==> flow/design.v <==
`timescale 1ns / 1ps 
`timescale 1ns / 1ps
 `timescale 1ns / 1ps 
module muldiv#(parameter XLEN = 32)
(
    input                   clk_i,
    input                   rst_i,
    input  [XLEN-1 : 0]     a_i,
    input  [XLEN-1 : 0]     b_i,
    input                   req_i,
    input  [ 2 : 0]         operation_sel_i,
    output reg [XLEN-1 : 0] muldiv_result_o,
    output reg              ready_o
);
function [XLEN-1 : 0] abs;
    input [XLEN-1 : 0] num;
    abs = num[XLEN-1] ? -num : num;
endfunction
wire operation_mul, operation_mulh, operation_mulhsu, operation_mulhu,
     operation_div, operation_divu, operation_rem, operation_remu;
assign operation_mul = (operation_sel_i == 3'b000);
assign operation_mulh = (operation_sel_i == 3'b001);
assign operation_mulhsu = (operation_sel_i == 3'b010);
assign operation_mulhu = (operation_sel_i == 3'b011);
assign operation_div = (operation_sel_i == 3'b100);
assign operation_divu = (operation_sel_i == 3'b101);
assign operation_rem = (operation_sel_i == 3'b110);
assign operation_remu = (operation_sel_i == 3'b111);
wire is_divider, is_a_zero, is_b_zero,
     is_a_neg, is_b_neg, signed_adjust, mul_overflow;
assign is_divider = operation_sel_i[2];
assign is_a_zero = (a_i == 32'b0);
assign is_b_zero = (b_i == 32'b0);
assign is_a_neg  = a_i[31] & (operation_mulh | operation_mulhsu | operation_div | operation_rem);
assign is_b_neg  = b_i[31] & (operation_mulh | operation_div | operation_rem);
assign signed_adjust = is_a_neg ^ is_b_neg;
assign mul_overflow   = (is_a_neg & (a_i[30: 0] == 31'b0));
wire [XLEN-1 : 0] op_a, op_b;
assign op_a = ( | is_a_neg)? abs(a_i) : a_i;
assign op_b = ( | is_b_neg)? abs(b_i) : b_i;
wire              is_calc_done;
reg  [XLEN-1 : 0] reg32;
reg  [XLEN*2 : 0] result;        
reg  [ 5 : 0]     cnt;
reg  [XLEN-1 : 0]   op_a_r, op_b_r;
reg  [XLEN*2-1 : 0] fast_result, mul0, mul1;
reg  [ 1 : 0]       fast_mul_counter;
assign is_calc_done = !(operation_mul | operation_mulh | operation_mulhsu |
                        operation_mulhu)? ~|cnt : & fast_mul_counter;
wire [XLEN-1 : 0] mull, mulh, quotient, remainder;
assign mull = result[31 : 0];
assign mulh = result[63 : 32];
assign quotient = result[31 : 0];
assign remainder = result[64 : 33];
localparam S_IDLE        = 3'b000,
           S_CALC        = 3'b001,
           S_SIGN_ADJUST = 3'b010,
           S_DONE        = 3'b011,
           S_STALL       = 3'b100;
reg [2 : 0] S, S_nxt;
always @(posedge clk_i)
begin
    if (rst_i)
        S <= S_IDLE;
    else
        S <= S_nxt;
end
always @(*)
begin
    case (S)
        S_IDLE:
            S_nxt = (req_i)? (is_a_zero | is_b_zero)? S_DONE : S_CALC : S_IDLE;
        S_CALC:
            S_nxt = (is_calc_done)? S_SIGN_ADJUST : S_CALC;
        S_SIGN_ADJUST:
            S_nxt = S_DONE;
        S_DONE:
            S_nxt = S_IDLE;
        default:
            S_nxt = S_IDLE;
    endcase
end
wire mul_add = result[0];
wire div_sub = (result[63: 32] >= reg32);
wire [32 : 0] adder_opa, adder_opb;
assign adder_opa = is_divider ? -reg32 : reg32;
assign adder_opb = result[63: 32];
wire [32 : 0] adder_tmp = adder_opa + adder_opb;
wire [64 : 0] result_tmp = {adder_tmp, result[31: 0]};
always @(posedge clk_i)
begin
    if (rst_i || ((S == S_IDLE) & req_i)) begin
        fast_result <= 32'b0;
        fast_mul_counter <= 2'b0; 
    end
    else begin
        op_a_r <= op_a;
        op_b_r <= op_b;
        mul0 <= op_a_r * op_b_r;
        mul1 <= mul0;
        fast_result <= mul1;
        fast_mul_counter <= (& fast_mul_counter)? fast_mul_counter : fast_mul_counter + 1;
    end
end
always @(posedge clk_i)
begin
    if ( (S == S_IDLE) & req_i)
    begin
        if (is_divider)
        begin                        
            if (is_b_zero)
            begin                    
                result[64: 33] <= a_i;
                result[32]  <= 1'b0;
                result[31: 0] <= {32{1'b1}};
            end
            else
            begin
                cnt <= 'd32;
                reg32 <= op_b;
                result <= {1'b0, 32'b0, op_a};   
            end
        end
        else
        begin                        
            if (is_a_zero | is_b_zero)
            begin
                result <= 65'b0;
            end
            else
            begin
                cnt <= 'd31;
                reg32 <= op_a;
                result <= {1'b0, 32'b0, op_b};   
            end
        end
    end
    else if (S == S_CALC)
    begin
        cnt <= cnt - 'd1;
        if (is_divider)
        begin
            result <= (div_sub)? {result_tmp[63 : 0], 1'b1} : {result[63 : 0], 1'b0};
        end
        else
        begin
            result <= (mul_add)? {1'b0, result_tmp[64 : 1]} : {1'b0, result[64 : 1]};
        end
    end
    else if (S == S_SIGN_ADJUST)
    begin
        if (is_divider)
        begin
            result[64: 33] <= (is_a_neg)? -remainder : remainder;
            result[31: 0] <= (signed_adjust)? -quotient : quotient;
        end
        else
        begin
            result <= (operation_mulh | operation_mulhu)? (signed_adjust)? -fast_result : fast_result
                    : (operation_mulhsu)? (is_a_neg)? -fast_result : fast_result : fast_result;
        end
    end
end
always @(posedge clk_i)
begin
    if (S == S_DONE || S == S_STALL)
        ready_o <= 1;
    else
        ready_o <= 0;
end
always @(posedge clk_i)
begin
    if (S == S_DONE)
        muldiv_result_o <= ( {32{operation_mul}} & mull)
                      | ( {32{operation_mulh | operation_mulhsu | operation_mulhu}} & mulh)
                      | ( {32{operation_div | operation_divu}} & quotient)
                      | ( {32{operation_rem | operation_remu}} & remainder)
                      ;
    else
        muldiv_result_o <= muldiv_result_o;
end
endmodule
# Tool chain data of muldiv
# Tool output for the design above, in the order of the flow.
# Line numbers count from 1 in the design file above.
# Library cell names are shortened.
# A cell with n/a has no value.
[inputs] design="muldiv" clk_port="clk_i" cell_library="sky130hd" lib_corner="tt_025C_1v80"

# Word-level counts
# Yosys after proc, flatten, opt, wreduce and memory -nomap, before mapping. Memory bits, and registers merged into a memory's read port (data or address), are not among the register bits. Print and check cells are not counted. Equal cells are merged and count once.
[classes] n_addsub=9 n_mul=1 cmp=1 eq_ne=18 n_mux=46 bitwise=24 reduce_and_logical=17
[op_table] op="multiplier 32 x 32 -> 64 bit" count=1
[op_table] op="two-way mux 32 bit" count=24
[op_table] op="two-way mux 65 bit" count=5
[op_table] op="bitwise AND 32 bit" count=4
[op_table] op="negation 32 bit" count=4
[op_table] op="OR 32 bit" count=3
[op_table] op="negation 64 -> 65 bit" count=1
[op_table] op="zero test 32 bit" count=2
[op_table] op="two-way mux 64 bit" count=1
[op_table] op="negation 32 -> 33 bit" count=1
[op_table] op="adder 33 x 32 -> 33 bit" count=1
[op_table] op="two-way mux 33 bit" count=1
[op_table] op=">= comparator 32 bit" count=1
[op_table] op="two-way mux 6 bit" count=5
[op_table] op="equality test 3 bit (second input constant)" count=5
[op_table] op="OR 1 bit" count=13
[op_table] op="equality test 3 x 2 -> 1 bit (second input constant)" count=4
[op_table] op="AND reduction 2 bit" count=4
[op_table] op="!= test 4 x 1 -> 1 bit (second input constant)" count=2
[op_table] op="equality test 3 x 1 -> 1 bit (second input constant)" count=2
[op_table] op="!= test 3 bit (second input constant)" count=2
[op_table] op="zero test 3 bit" count=2
[op_table] op="AND reduction 3 bit" count=2
[op_table] op="subtractor 6 x 1 -> 6 bit (second input constant)" count=1
[op_table] op="OR reduction 6 bit" count=1
[op_table] op="parallel mux 2 bit (select 3 bit)" count=1
[op_table] op="two-way mux 2 bit" count=3
[op_table] op="two-way mux 1 bit" count=6
# Other operator kinds: 9; their cells: 14.
[word_totals] regBits=397

# Longest topological paths
# Longest topological path by Yosys (ltp), each cell counted once; first at word level (registers and memories cut), then after technology mapping (sequential cells cut; the memories' decode and read muxes count).
[depth] word_depth=12 ABC_AREA=0 ltp_mapped=30 depth_no_buf=28

# Synthesis result
# Yosys stat after the flow's synthesis: flattened, memories mapped to cells. It holds for the ABC_AREA given above (unset counts as 0); a run with the other value may have another netlist.
[mapped] cell_count=6006 synth_area_mm2=0.0563591 sequential_area_mm2=0.0112308 flip_flops=398 n_buf=366
[by_type] cell="fa_1" count=897
[by_type] cell="edfxtp_1" count=326
[by_type] cell="ha_1" count=336
[by_type] cell="and2_1" count=648
[by_type] cell="inv_1" count=960
[by_type] cell="nand2_1" count=680
[by_type] cell="xnor2_1" count=175
[by_type] cell="dfxtp_1" count=72
[by_type] cell="a21oi_1" count=257
[by_type] cell="clkbuf_1" count=337
[by_type] cell="xor2_1" count=116
[by_type] cell="o21ai_0" count=187
[by_type] cell="nor2_1" count=238
[by_type] cell="mux2i_1" count=71
[by_type] cell="a21o_1" count=59
[by_type] cell="nor3_1" count=63
[by_type] cell="mux4_2" count=12
[by_type] cell="o31ai_1" count=36
# Other cell types: 63; their cells: 536.

# Path before layout
# Source: OpenSTA report_checks on the synthesized netlist (no wires, ideal clock, input and output delay 20% of the period each), path of least setup slack; recovery checks are left aside. Register names are those of the netlist, which keeps one name where synthesis merged equal registers.
[synth_path] path_kind="input to register" from="input req_i" to="register mul0[0]" tclk_ns=8.5 input_delay_ns=1.700 launch_ns=1.700 t_arrival_ns=7.398 required_ns=7.872 path_slack_ns=0.473 path_delay_ns=6.326 stages=4 synth_period_reached_ns=8.027
# "path_delay_ns" is the arrival time less input delay plus setup time.
# "stages": output pins that drive a net of the path, with the launching flip-flop's if there is one; two outputs of one cell count as two.
# "synth_period_reached_ns" = period - worst setup slack (recovery checks aside). The figure is calculated, with input and output delays left at 20% of the set period.
# Between the ends stands the longest chain of elaborated cells between them, by number of cells; it is not shown to be the way that was timed. Of several equally long chains one is given.
# Each line given opens the expression or statement behind the cell; cells for indexed reads and writes are added by Yosys, which also makes memories of some case tables.
[synth_via] path_cell_list="and2_1 > clkbuf_1 > nor2_1 > clkbuf_1" elab_chain_len=2 cone_cells=2 classes_between="logic: 1; reduce/logical: 1"
[synth_lines] element="start, declared" line_no=10 rtl="input                   req_i,"
[synth_lines] element="bitwise AND 1 bit" line_no=92 rtl="if (rst_i || ((S == S_IDLE) & req_i)) begin"
[synth_lines] element="logical OR 1 bit" line_no=92
[synth_lines] element="end, assigned" line_no=99 rtl="mul0 <= op_a_r * op_b_r;"
[synth_lines] element="end, declared" line_no=46 rtl="reg  [XLEN*2-1 : 0] fast_result, mul0, mul1;"

# Path in the finished layout
# Path of least setup slack in the final report of entry A (OpenROAD, finished layout, wires in). Where an end is a register, its clock arrival counts in the times.
[layout_path] path_kind="register to register" from="register op_b_r[17]" to="register mul0[63]" tclk_ns=10.8 launch_ns=0.62 t_arrival_ns=8.02 required_ns=11.15 path_slack_ns=3.13 stages=26
# Between the ends stands the longest chain of elaborated cells between them, by number of cells; it is not shown to be the way that was timed. Of several equally long chains one is given.
[layout_via] path_cell_list="edfxtp_1 > buf_8 > and2_1 > fa_1 > inv_1 > fa_1 > inv_1 > fa_1 > inv_1 > fa_1 > inv_1 > fa_1 > fa_2 > fa_1 > fa_1 > ha_4 > nand4_1 > nor4_4 > a22oi_2 > o2111a_1 > o21a_1 > o21ai_4 > a311o_1 > a31oi_2 > o21ai_1 > xnor2_1" elab_chain_len=1 cone_cells=1 classes_between="mul: 1"
[layout_lines] element="start, declared" line_no=45 rtl="reg  [XLEN-1 : 0]   op_a_r, op_b_r;"
[layout_lines] element="start, assigned" line_no=98 rtl="op_b_r <= op_b;"
[layout_lines] element="multiplier 32 x 32 -> 64 bit" line_no=99 rtl="mul0 <= op_a_r * op_b_r;"
[layout_lines] element="end, assigned" line_no=99
[layout_lines] element="end, declared" line_no=46 rtl="reg  [XLEN*2-1 : 0] fast_result, mul0, mul1;"

# muldiv through Yosys and OpenROAD on sky130hd: 6 stored runs, unordered, with their settings and measured results. The constraints put input and output delay at 20% of the set period each and load the outputs with 0.01 pF.
# "timing.achieved_period_ns" = clock period - worst setup slack. The figure is calculated, with input and output delays left at 20% of the set period.
# "critical_path_time_ns" = time allowed to the worst setup path (clock period - input delay - output delay, where it has them) - its slack; a late launch clock adds to it, a late capture clock takes from it.
run="entry A" settings CAP_MARGIN=20 CELL_PAD_IN_SITES_DETAIL_PLACEMENT=0 CORE_MARGIN=8 CORE_UTILIZATION=61 CTS_CLUSTER_SIZE=96 GPL_ROUTABILITY_DRIVEN=0 HOLD_SLACK_MARGIN=0.06 PLACE_DENSITY_LB_ADDON=0.23 SETUP_SLACK_MARGIN=3.07 period_ns=10.8 SLEW_MARGIN=20
run="entry A" results timing.setup.ws_ns=3.133 timing.achieved_period_ns=7.667 post_route_stdcell_area_mm2=0.0618381 tns_setup_ns=0.000 critical_path_time_ns=7.67 worst_setup_path_type="register to register" ys_area_mm2=0.0563591 design.die.area_mm2=0.102374
run="entry B" settings CELL_PAD_IN_SITES_GLOBAL_PLACEMENT=2 CORE_MARGIN=8 CORE_UTILIZATION=40 CTS_CLUSTER_DIAMETER=359 GPL_TIMING_DRIVEN=0 MAX_ROUTING_LAYER="met4" PLACE_DENSITY=0.6 SLEW_MARGIN=15 period_ns=8.5 CAP_MARGIN=20
run="entry B" results timing.setup.ws_ns=0.058 timing.achieved_period_ns=8.442 post_route_stdcell_area_mm2=0.0626989 tns_setup_ns=0.000 critical_path_time_ns=6.74 worst_setup_path_type="input to register" ys_area_mm2=0.0563591 design.die.area_mm2=0.153167
run="entry C" settings CORE_UTILIZATION=35 PLACE_DENSITY=0.6 period_ns=8.33 CAP_MARGIN=20 CORE_MARGIN=2 SLEW_MARGIN=20
run="entry C" results timing.setup.ws_ns=0.358 timing.achieved_period_ns=7.972 post_route_stdcell_area_mm2=0.0619669 tns_setup_ns=0.000 critical_path_time_ns=7.97 worst_setup_path_type="register to register" ys_area_mm2=0.0563591 design.die.area_mm2=0.164252
run="entry D" settings CAP_MARGIN=20 CELL_PAD_IN_SITES_DETAIL_PLACEMENT=0 CORE_MARGIN=8 CORE_UTILIZATION=56 CTS_CLUSTER_SIZE=96 GPL_ROUTABILITY_DRIVEN=0 HOLD_SLACK_MARGIN=0.06 PLACE_DENSITY_LB_ADDON=0.23 period_ns=10.8 SLEW_MARGIN=20
run="entry D" results timing.setup.ws_ns=2.199 timing.achieved_period_ns=8.601 post_route_stdcell_area_mm2=0.0599663 tns_setup_ns=0.000 critical_path_time_ns=8.60 worst_setup_path_type="register to register" ys_area_mm2=0.0563591 design.die.area_mm2=0.111049
run="entry E" settings CAP_MARGIN=5 CELL_PAD_IN_SITES_DETAIL_PLACEMENT=1 GPL_ROUTABILITY_DRIVEN=0 HOLD_SLACK_MARGIN=0.06 period_ns=10.8 CORE_MARGIN=2 CORE_UTILIZATION=40 SLEW_MARGIN=20
run="entry E" results timing.setup.ws_ns=1.739 timing.achieved_period_ns=9.061 post_route_stdcell_area_mm2=0.0607345 tns_setup_ns=0.000 critical_path_time_ns=9.06 worst_setup_path_type="register to register" ys_area_mm2=0.0563591 design.die.area_mm2=0.143918
run="entry F" settings CORE_MARGIN=8 CORE_UTILIZATION=40 CTS_CLUSTER_DIAMETER=359 PLACE_DENSITY=0.6 SLEW_MARGIN=15 period_ns=8.5 CAP_MARGIN=20
run="entry F" results timing.setup.ws_ns=0.256 timing.achieved_period_ns=8.244 post_route_stdcell_area_mm2=0.0614539 tns_setup_ns=0.000 critical_path_time_ns=8.24 worst_setup_path_type="register to register" ys_area_mm2=0.0563591 design.die.area_mm2=0.153167
